==> flow/design.v <==
module DCT_Component (
    input clk,
    input reset,
    input [3:0] address,
    input signed [31:0] writedata,
    input write,
    input read,
    input chipselect,
    output reg signed [31:0] readdata
);
    parameter signed [31:0] c1 = 1420;
    parameter signed [31:0] c2 = 1338;
    parameter signed [31:0] c3 = 1204;
    parameter signed [31:0] c5 = 805;
    parameter signed [31:0] c6 = 554;
    parameter signed [31:0] c7 = 283;
    parameter s1 = 3;
    parameter s2 = 10;
    parameter s3 = 13; 
    reg signed [31:0] data1, data2, data3, data4, data5, data6, data7, data8;
    wire signed [31:0] result1, result2, result3, result4, result5, result6, result7, result8;
    wire signed [31:0] result1_, result2_, result3_, result4_, result5_, result6_, result7_, result8_;
    wire signed [31:0] x0, x1, x2, x3, x4, x5, x6, x7, x8;
    wire signed [31:0] x5_out, x8_out, x7_out;
    DCT_Stage1 stage1(
        .data1(data1), .data2(data2), .data3(data3), .data4(data4),
        .data5(data5), .data6(data6), .data7(data7), .data8(data8),
        .x0(x0), .x1(x1), .x2(x2), .x3(x3), .x5(x5), .x6(x6), .x7(x7), .x8(x8)
    );
    DCT_Stage2 stage2(
        .x8(x8), .x5(x5), .x7(x7), .x6(x6),
        .x4(x4), .x5_out(x5_out), .x8_out(x8_out), .x7_out(x7_out)
    );
    DCT_Stage3 stage3(
        .x4(x4), .x5_out(x5_out),
        .result1(result1), .result5(result5)
    );
    DCT_Stage3Col stage3col(
        .x4(x4), .x5_out(x5_out),
        .result1_(result1_), .result5_(result5_)
    );
    DCT_Stage4 stage4(
        .x0(x0), .x1(x1), .x2(x2), .x3(x3), .x8_out(x8_out), .x7_out(x7_out),
        .result3(result3), .result7(result7), .result8(result8), .result6(result6), .result4(result4), .result2(result2)
    );
    DCT_Stage4Col stage4col(
        .x0(x0), .x1(x1), .x2(x2), .x3(x3), .x8_out(x8_out), .x7_out(x7_out),
        .result3_(result3_), .result7_(result7_), .result8_(result8_), .result6_(result6_), .result4_(result4_), .result2_(result2_)
    );
    always @(posedge clk or posedge reset) begin
        if (reset) begin
            data1 <= 0;
            data2 <= 0;
            data3 <= 0;
            data4 <= 0;
            data5 <= 0;
            data6 <= 0;
            data7 <= 0;
            data8 <= 0;
            readdata <= 0;
        end else begin
            if (write && chipselect) begin
                case (address)
                    4'b0000: data1 <= writedata;
                    4'b0001: data2 <= writedata;
                    4'b0010: data3 <= writedata;
                    4'b0011: data4 <= writedata;
                    4'b0100: data5 <= writedata;
                    4'b0101: data6 <= writedata;
                    4'b0110: data7 <= writedata;
                    4'b0111: data8 <= writedata;
                endcase
            end
            if (read && chipselect) begin
                case (address)
                    4'b0000: readdata <= result1;
                    4'b0001: readdata <= result2;
                    4'b0010: readdata <= result3;
                    4'b0011: readdata <= result4;
                    4'b0100: readdata <= result5;
                    4'b0101: readdata <= result6;
                    4'b0110: readdata <= result7;
                    4'b0111: readdata <= result8;
                    4'b1000: readdata <= result1_;
                    4'b1001: readdata <= result2_;
                    4'b1010: readdata <= result3_;
                    4'b1011: readdata <= result4_;
                    4'b1100: readdata <= result5_;
                    4'b1101: readdata <= result6_;
                    4'b1110: readdata <= result7_;
                    4'b1111: readdata <= result8_;
                endcase
            end
        end
    end
defparam stage4.c1 = c1;
defparam stage4.c2 = c2;
defparam stage4.c3 = c3;
defparam stage4.c5 = c5;
defparam stage4.c6 = c6;
defparam stage4.c7 = c7;
defparam stage4.s1 = s1;
defparam stage4.s2 = s2;
defparam stage4.s3 = s3;
defparam stage4col.c1 = c1;
defparam stage4col.c2 = c2;
defparam stage4col.c3 = c3;
defparam stage4col.c5 = c5;
defparam stage4col.c6 = c6;
defparam stage4col.c7 = c7;
defparam stage4col.s1 = s1;
defparam stage4col.s2 = s2;
defparam stage4col.s3 = s3;
defparam stage3col.s1 = s1;
defparam stage3col.s2 = s2;
defparam stage3col.s3 = s3;
endmodule
module DCT_Stage1(
    input signed [31:0] data1, data2, data3, data4, data5, data6, data7, data8,
    output reg signed [31:0] x0, x1, x2, x3, x5, x6, x7, x8
);
    always @(*) begin
        x8 = data1 + data8;
        x0 = data1 - data8;
        x7 = data2 + data7;
        x1 = data2 - data7;
        x6 = data3 + data6;
        x2 = data3 - data6;
        x5 = data4 + data5;
        x3 = data4 - data5;
    end
endmodule
module DCT_Stage2(
    input signed [31:0] x8, x5, x7, x6,
    output reg signed [31:0] x4, x5_out, x8_out, x7_out
);
    always @(*) begin
        x4 = x8 + x5;
        x8_out = x8 - x5;
        x5_out = x7 + x6;
        x7_out = x7 - x6;
    end
endmodule
module DCT_Stage3(
    input signed [31:0] x4, x5_out,
    output reg signed [31:0] result1, result5
);
    always @(*) begin
        result1 = x4 + x5_out;
        result5 = x4 - x5_out;
    end
endmodule
module DCT_Stage3Col(
    input signed [31:0] x4, x5_out,
    output reg signed [31:0] result1_, result5_
);
    parameter s1 = 3;
    parameter s2 = 10;
    parameter s3 = 13; 
    always @(*) begin
        result1_ = (x4 + x5_out) >>> s1;
        result5_ = (x4 - x5_out) >>> s1;
    end
endmodule
module DCT_Stage4(
    input signed [31:0] x0, x1, x2, x3, x8_out, x7_out,
    output reg signed [31:0] result3, result7, result8, result6, result4, result2
);
    parameter signed [31:0] c1 = 1420;
    parameter signed [31:0] c2 = 1338;
    parameter signed [31:0] c3 = 1204;
    parameter signed [31:0] c5 = 805;
    parameter signed [31:0] c6 = 554;
    parameter signed [31:0] c7 = 283;
    parameter s1 = 3;
    parameter s2 = 10;
    parameter s3 = 13; 
    always @(*) begin
        result3 = (x8_out * c2 + x7_out * c6) >>> s2;
        result7 = (x8_out * c6 - x7_out * c2) >>> s2;
        result8 = (x0 * c7 - x1 * c5 + x2 * c3 - x3 * c1) >>> s2;
        result6 = (x0 * c5 - x1 * c1 + x2 * c7 + x3 * c3) >>> s2;
        result4 = (x0 * c3 - x1 * c7 - x2 * c1 - x3 * c5) >>> s2;
        result2 = (x0 * c1 + x1 * c3 + x2 * c5 + x3 * c7) >>> s2;
    end
endmodule
module DCT_Stage4Col(
    input signed [31:0] x0, x1, x2, x3, x8_out, x7_out,
    output reg signed [31:0] result3_, result7_, result8_, result6_, result4_, result2_
);
    parameter signed [31:0] c1 = 1420;
    parameter signed [31:0] c2 = 1338;
    parameter signed [31:0] c3 = 1204;
    parameter signed [31:0] c5 = 805;
    parameter signed [31:0] c6 = 554;
    parameter signed [31:0] c7 = 283;
    parameter s1 = 3;
    parameter s2 = 10;
    parameter s3 = 13; 
    always @(*) begin
        result3_ = (x8_out * c2 + x7_out * c6) >>> s3;
        result7_ = (x8_out * c6 - x7_out * c2) >>> s3;
        result8_ = (x0 * c7 - x1 * c5 + x2 * c3 - x3 * c1) >>> s3;
        result6_ = (x0 * c5 - x1 * c1 + x2 * c7 + x3 * c3) >>> s3;
        result4_ = (x0 * c3 - x1 * c7 - x2 * c1 - x3 * c5) >>> s3;
        result2_ = (x0 * c1 + x1 * c3 + x2 * c5 + x3 * c7) >>> s3;
    end
endmodule
module DCT_Custom_Instruction(clk,
                              reset,
                              dataa,
                              n,
                              clk_en,
                              start,
							                done,
                              result);
parameter c1 = 1420;
parameter c2 = 1338;
parameter c3 = 1204;
parameter c5 = 805;
parameter c6 = 554;
parameter c7 = 283;
parameter s1 = 3;
parameter s2 = 10;
parameter s3 = 13;   
  input clk;
  input reset;
  input signed [31:0] dataa;  
  input [4:0] n;
  input clk_en;
  input start;
  output done;
  output signed [31:0] result;
  wire [3:0] address;
  wire write;
  wire read;
  reg done_delay;
  assign write = (n<8);
  assign read = (n>7);
 assign address = (n == 1) ? 4'b0001 :
                   (n == 2) ? 4'b0010 :
                   (n == 3) ? 4'b0011 :
                   (n == 4) ? 4'b0100 :
                   (n == 5) ? 4'b0101 :
                   (n == 6) ? 4'b0110 :
                   (n == 7) ? 4'b0111 :
                   (n == 8) ? 4'b0000 :
                   (n == 9) ? 4'b0001 :
                   (n == 10) ? 4'b0010 :
                   (n == 11) ? 4'b0011 :
                   (n == 12) ? 4'b0100 :
                   (n == 13) ? 4'b0101 :
                   (n == 14) ? 4'b0110 :
                   (n == 15) ? 4'b0111 :
                   (n == 16) ? 4'b1000 :
                   (n == 17) ? 4'b1001 :
                   (n == 18) ? 4'b1010 :
                   (n == 19) ? 4'b1011 :
                   (n == 20) ? 4'b1100 :
                   (n == 21) ? 4'b1101 :
                   (n == 22) ? 4'b1110 :
                   (n == 23) ? 4'b1111 : 4'b0000;
  assign done = (n>7)? done_delay : start;
  always @ (posedge clk or posedge reset)
  begin
  if (reset)
		done_delay <= 0;
  else
		done_delay <= start & read;
  end
  DCT_Component wrapper_wiring(.clk(clk),
                               .reset(reset),
                               .address(address),
                               .writedata(dataa),
                               .write(write & start),
                               .read(read),
                               .chipselect(clk_en),
                               .readdata(result));
defparam wrapper_wiring.c1 = c1;
defparam wrapper_wiring.c2 = c2;
defparam wrapper_wiring.c3 = c3;
defparam wrapper_wiring.c5 = c5;
defparam wrapper_wiring.c6 = c6;
defparam wrapper_wiring.c7 = c7;
defparam wrapper_wiring.s1 = s1;
defparam wrapper_wiring.s2 = s2;
defparam wrapper_wiring.s3 = s3;
endmodule
# --- From RTL to reports: DCT_Custom_Instruction ---
# Tool output for the design above, in the order of the flow.
# Lines are those of the file above, counted from 1.
# Operators: Yosys type, input widths -> output width; for muxes data width and select width s.
# Cell names lack the library's common part.
setup:
  top_module: "DCT_Custom_Instruction"
  clock_port: "clk"
  lib: "sky130hd"
  corner: "tt_025C_1v80"

# --- Word level ---
# Source: Yosys, flattened and elaborated, memories not mapped. Widths are those after wreduce. Registers that Yosys merges into a memory's read port (data or address) are not register bits. Print and check cells do not count. Equal cells are merged and count once.
bits:
  out_inout_bits: 33
  inputBits: 41
  regBits: 289
  word_cells: 136
op_classes:
  addsub: 28
  reduce_and_logical: 11
  muxes: 25
  n_eq: 38
  compare: 2
  mul: 20
  bitwise: 2
op_table:
  columns: ["cell", "n"]
  rows:
  - ["$mul 32x10->30 const B", 8]
  - ["$mul 32x11->32 const B", 4]
  - ["$mul 32x10->32 const B", 4]
  - ["$mul 32x11->31 const B", 2]
  - ["$mul 32x10->31 const B", 2]
  - ["$pmux 32 s16", 1]
  - ["$add 32x32->32", 14]
  - ["$sub 32x32->32", 14]
  - ["$mux 4", 23]
  - ["$eq 5x4->1 const B", 8]
  - ["$eq 5x5->1 const B", 8]
  - ["$eq 4x4->1 const B", 8]
  - ["$eq 5x3->1 const B", 4]
  - ["$reduce_and 2->1", 8]
  - ["$eq 4x3->1 const B", 4]
  - ["$eq 5x2->1 const B", 2]
  - ["$eq 4x2->1 const B", 2]
  - ["$eq 5x1->1 const B", 1]
  - ["$gt 5x3->1 const B", 1]
  - ["$lt 5x4->1 const B", 1]
  - ["$eq 4x1->1 const B", 1]
  - ["$logic_not 4->1", 1]
  - ["$and 1x1->1", 2]
  - ["$logic_and 1x1->1", 2]
  - ["$mux 1", 1]

# --- Depth ---
# Yosys ltp: most cells in a row. Word level: on the elaborated netlist, between registers, memories and ports. Mapped: between sequential cells and ports; inverters and the memories' decode and read muxes count.
logic_depth:
  word_depth: 26
  abc_area: 0
  mapped_depth: 59
  ltp_nobuf: 58

# --- Mapped cells and area ---
# Source: synth_stat.txt of the flow (Yosys; design flattened, memories mapped). It holds for the ABC_AREA given above (unset counts as 0); a run with the other value may have another netlist.
# The area totals of this step are shown rounded.
mapped:
  ff_cells: 289
  cells: 12636
  seqArea_um2: 7232
  synth_area_um2: 117600
  n_buf: 190
by_type:
  columns: ["cell", "n", "area_total_um2"]
  rows:
  - ["fa_1", 1870, 3.74E+04]
  - ["ha_1", 2205, 2.76E+04]
  - ["inv_1", 3094, 1.16E+04]
  - ["dfrtp_1", 289, 7.23E+03]
  - ["xnor2_1", 703, 6.16E+03]
  - ["a21oi_1", 597, 2.99E+03]
  - ["mux2_2", 258, 2.91E+03]
  - ["nor2_1", 666, 2.5E+03]
  - ["xor2_1", 229, 2.01E+03]
  - ["o21ai_0", 346, 1.73E+03]
  - ["nand2_1", 330, 1.24E+03]
  - ["a21o_1", 157, 1178.63]
  - ["o21bai_1", 142, 1.07E+03]
  - ["nor3_1", 163, 815.782]
  - ["nand2b_1", 121, 756.976]
  - ["nor2b_1", 115, 719.44]
  - ["nand3_1", 135, 675.648]
  - ["o21a_1", 86, 645.619]
# Other cell types: 83; their cells: 1130.
# By module: a second synthesis without flattening, with its own total; a netlist apart from the flattened one above.
hier_totals:
  cells_unflattened: 22252
  hier_area_um2: 210400
# Each row is one instance without its submodules.
by_module:
  columns: ["mod", "seq_area_um2", "n_cells", "area_um2", "n_inst"]
  rows:
  - ["DCT_Stage4", 0.0, 8426, 84100, 1]
  - ["DCT_Stage4Col", 0.0, 8446, 84060, 1]
  - ["DCT_Component", 7207, 1185, 14310, 1]
  - ["DCT_Stage1", 0.0, 2045, 13550, 1]
  - ["DCT_Stage2", 0.0, 1046, 6908, 1]
  - ["DCT_Stage3", 0.0, 576, 3907, 1]
  - ["DCT_Stage3Col", 0.0, 516, 3438, 1]
  - ["DCT_Custom_Instruction", 25.0, 12, 101.3, 1]

# --- Worst setup path after synthesis ---
# OpenSTA on the mapped netlist: ideal clock, no wires. The path of least setup slack (recovery checks aside). Input and output delay are each 20% of the period. Register names are those of the netlist, which keeps one name where synthesis merged equal registers.
synth_timing:
  path_kind: "register to register"
  start: "reg wrapper_wiring.data6[1]"
  end: "reg wrapper_wiring.readdata[29]"
  setup_time_ns: 0.124
  t_required_ns: 15.876
  arrival_ns: 13.082
  t_first_pin_ns: 0.000
  tclk_ns: 16.0
  n_path_buf: 0
  slack_ns: 2.793
  delay_ns: 13.206
  driving_pins: 55
  period_less_setup_slack_ns: 13.207
# "delay_ns" is the arrival time less input delay plus setup time.
# "driving_pins": output pins that drive a net of the path, with the launching flip-flop's if there is one; two outputs of one cell count as two.
# "period_less_setup_slack_ns" is the clock period less the worst setup slack; recovery checks do not enter. This is arithmetic on one report: input and output delays are still those of the set period (20% each).
# The rows between start and end are the longest chain of elaborated cells between them; the timing report does not say that the signal goes this way. Where chains are equally long, one stands for them.
# A line is the first line of the expression or statement that the cell stems from. Yosys adds cells for indexed reads and writes and turns some case tables into memories.
# A register here has more assigning lines than the two given.
synth_via:
  path_cell_list: "dfrtp_1 inv_1 ha_1 nor2b_1 o31a_1 o311a_1 nor2_1 o21bai_1 a21oi_1 xnor2_1 ha_1 ha_1 inv_1 fa_1 inv_1 fa_1 inv_1 fa_1 [... 19 more ...] inv_1 fa_1 fa_1 xnor2_1 xnor2_1 xnor2_1 xnor2_1 xnor2_1 xnor3_1 xnor3_1 xnor3_1 xnor2_1 xor2_1 a221o_1 a211o_1 nor4_4 o211a_1 a21oi_1"
  elab_chain_len: 5
  cells_between: 23
  classes_between: "add/sub (16); mul (6); mux (1)"
synth_lines:
  columns: ["element", "line", "rtl"]
  rows:
  - ["from (decl)", 20, "reg signed [31:0] data1, data2, data3, data4, data5, data6, data7, data8;"]
  - ["from (assign)", 57, "data6 <= 0;"]
  - ["from (assign)", 69, "4'b0101: data6 <= writedata;"]
  - ["$sub 32x32->32", 128, "x2 = data3 - data6;"]
  - ["$mul 32x10->30", 181, "result8 = (x0 * c7 - x1 * c5 + x2 * c3 - x3 * c1) >>> s2;"]
  - ["$add 32x32->32", 181, null]
  - ["$sub 32x32->32", 181, null]
  - ["$pmux 32 s16", 75, "case (address)"]
  - ["to (assign)", 76, "4'b0000: readdata <= result1;"]
  - ["to (assign)", 77, "4'b0001: readdata <= result2;"]
  - ["to (decl)", 9, "output reg signed [31:0] readdata"]

# --- Timing after layout ---
# Path of least setup slack in the final report of run 1 (OpenROAD, finished layout, wires in). Where an end is a register, its clock arrival counts in the times.
layout_timing:
  path_kind: "register to register"
  start: "reg wrapper_wiring.data6[2]"
  end: "reg wrapper_wiring.readdata[23]"
  slack_ns: 0.52
  arrival_ns: 15.91
  n_path_buf: 1
  t_required_ns: 16.43
  setup_time_ns: 0.15
  tclk_ns: 16.0
  t_first_pin_ns: 0.60
  driving_pins: 57
# The rows between start and end are the longest chain of elaborated cells between them; the timing report does not say that the signal goes this way. Where chains are equally long, one stands for them.
# A register here has more assigning lines than the two given.
layout_via:
  path_cell_list: "dfrtp_1 inv_1 ha_1 nor2b_1 o31a_1 o31a_1 a21oi_1 nor2b_1 o21ai_0 a221o_1 clkinvlp_4 ha_1 ha_1 inv_1 fa_1 inv_1 fa_1 inv_1 [... 21 more ...] fa_1 fa_1 xnor2_1 xnor2_1 xnor2_1 xnor2_1 xnor2_2 xnor3_1 xnor3_1 xnor3_1 xnor2_1 xor2_1 a221o_1 a211o_1 nor4_4 buf_4 nor3b_1 o31ai_1"
  elab_chain_len: 5
  cells_between: 23
  classes_between: "add/sub (16); mul (6); mux (1)"
layout_lines:
  columns: ["element", "line", "rtl"]
  rows:
  - ["from (decl)", 20, "reg signed [31:0] data1, data2, data3, data4, data5, data6, data7, data8;"]
  - ["from (assign)", 57, "data6 <= 0;"]
  - ["from (assign)", 69, "4'b0101: data6 <= writedata;"]
  - ["$sub 32x32->32", 128, "x2 = data3 - data6;"]
  - ["$mul 32x10->30", 181, "result8 = (x0 * c7 - x1 * c5 + x2 * c3 - x3 * c1) >>> s2;"]
  - ["$add 32x32->32", 181, null]
  - ["$sub 32x32->32", 181, null]
  - ["$pmux 32 s16", 75, "case (address)"]
  - ["to (assign)", 76, "4'b0000: readdata <= result1;"]
  - ["to (assign)", 77, "4'b0001: readdata <= result2;"]
  - ["to (decl)", 9, "output reg signed [31:0] readdata"]

# Flow runs of DCT_Custom_Instruction

Record of 3 stored runs of the RTL-to-layout flow on DCT_Custom_Instruction, platform sky130hd. The runs are unordered. Constraints: input delay and output delay 20% of the set period each, output load 0.01 pF.
"timing.worst_path_ns": the worst setup path's part of the clock period (all of it between registers, 20% less for each end at a port) less its slack. A launch clock that arrives late makes it longer, a capture clock that arrives late makes it shorter.
Results are given in rounded form.

--- run 1 ---
==> flow/run.sh <==
#!/bin/bash
# the make line also repeats the synthesis and layout settings of config.mk as NAME=value (left out here)
make -C /OpenROAD-flow-scripts/flow DESIGN_CONFIG=/design/flow/config.mk WORK_HOME=/design/flow/orfs CLKGATE_MAP_FILE= finish
==> flow/config.mk <==
export PLATFORM = sky130hd
export DESIGN_NAME = DCT_Custom_Instruction
export DESIGN_NICKNAME = DCT_Custom_Instruction
export VERILOG_FILES = /design/flow/design.v
export SDC_FILE = /design/flow/constraint.sdc
export NUM_CORES = 4
export LEC_CHECK = 0
export CAP_MARGIN = 20
export CORE_MARGIN = 2
export CORE_UTILIZATION = 40
export SLEW_MARGIN = 20
==> flow/constraint.sdc <==
create_clock -name core_clock -period 16.0 [get_ports {clk}]
set_input_delay 3.2000 -clock core_clock [delete_from_list [all_inputs] [get_ports {clk}]]
set_output_delay 3.2000 -clock core_clock [all_outputs]
set_load 0.01 [all_outputs]

==> results, as YAML <==
results:
  yosys_chip_area_um2: 117600
  final_die_area_um2: 298500
  stdcell_area_um2: 126600
  fin_util_frac: 0.432
  final_setup_ws_ns: 0.523
  worst_hold_slack_ns: 0.482
  timing.worst_path_ns: 15.48
  worstPathKind: "register to register"

--- run 2 ---
==> flow/run.sh <==
#!/bin/bash
# the make line also repeats the synthesis and layout settings of config.mk as NAME=value (left out here)
make -C /OpenROAD-flow-scripts/flow DESIGN_CONFIG=/design/flow/config.mk WORK_HOME=/design/flow/orfs CLKGATE_MAP_FILE= finish
==> flow/config.mk <==
export PLATFORM = sky130hd
export DESIGN_NAME = DCT_Custom_Instruction
export DESIGN_NICKNAME = DCT_Custom_Instruction
export VERILOG_FILES = /design/flow/design.v
export SDC_FILE = /design/flow/constraint.sdc
export NUM_CORES = 4
export LEC_CHECK = 0
export CAP_MARGIN = 20
export CORE_MARGIN = 2
export CORE_UTILIZATION = 41
export GPL_ROUTABILITY_DRIVEN = 1
export MAX_ROUTING_LAYER = met5
export MIN_ROUTING_LAYER = met1
export PLACE_DENSITY = 0.81
export SLEW_MARGIN = 5
export TNS_END_PERCENT = 95
==> flow/constraint.sdc <==
create_clock -name core_clock -period 9.96 [get_ports {clk}]
set_input_delay 1.9920 -clock core_clock [delete_from_list [all_inputs] [get_ports {clk}]]
set_output_delay 1.9920 -clock core_clock [all_outputs]
set_load 0.01 [all_outputs]

==> results, as YAML <==
results:
  yosys_chip_area_um2: 117600
  final_die_area_um2: 291200
  stdcell_area_um2: 154200
  fin_util_frac: 0.541
  final_setup_ws_ns: -3.591
  worst_hold_slack_ns: 0.485
  timing.worst_path_ns: 13.55
  worstPathKind: "register to register"

--- run 3 ---
==> flow/run.sh <==
#!/bin/bash
# the make line also repeats the synthesis and layout settings of config.mk as NAME=value (left out here)
make -C /OpenROAD-flow-scripts/flow DESIGN_CONFIG=/design/flow/config.mk WORK_HOME=/design/flow/orfs CLKGATE_MAP_FILE= finish
==> flow/config.mk <==
export PLATFORM = sky130hd
export DESIGN_NAME = DCT_Custom_Instruction
export DESIGN_NICKNAME = DCT_Custom_Instruction
export VERILOG_FILES = /design/flow/design.v
export SDC_FILE = /design/flow/constraint.sdc
export NUM_CORES = 4
export LEC_CHECK = 0
export CAP_MARGIN = 35
export CELL_PAD_IN_SITES_GLOBAL_PLACEMENT = 1
export CORE_MARGIN = 2
export CORE_UTILIZATION = 45
export CTS_CLUSTER_DIAMETER = 200
export GPL_ROUTABILITY_DRIVEN = 1
export GPL_TIMING_DRIVEN = 0
export MIN_ROUTING_LAYER = met1
export PLACE_DENSITY_LB_ADDON = 0.14
export SLEW_MARGIN = 0
==> flow/constraint.sdc <==
create_clock -name core_clock -period 21.7 [get_ports {clk}]
set_input_delay 4.3400 -clock core_clock [delete_from_list [all_inputs] [get_ports {clk}]]
set_output_delay 4.3400 -clock core_clock [all_outputs]
set_load 0.01 [all_outputs]

==> results, as YAML <==
results:
  yosys_chip_area_um2: 117600
  final_die_area_um2: 265600
  stdcell_area_um2: 127800
  fin_util_frac: 0.492
  final_setup_ws_ns: 4.118
  worst_hold_slack_ns: 0.469
  timing.worst_path_ns: 17.58
  worstPathKind: "register to register"
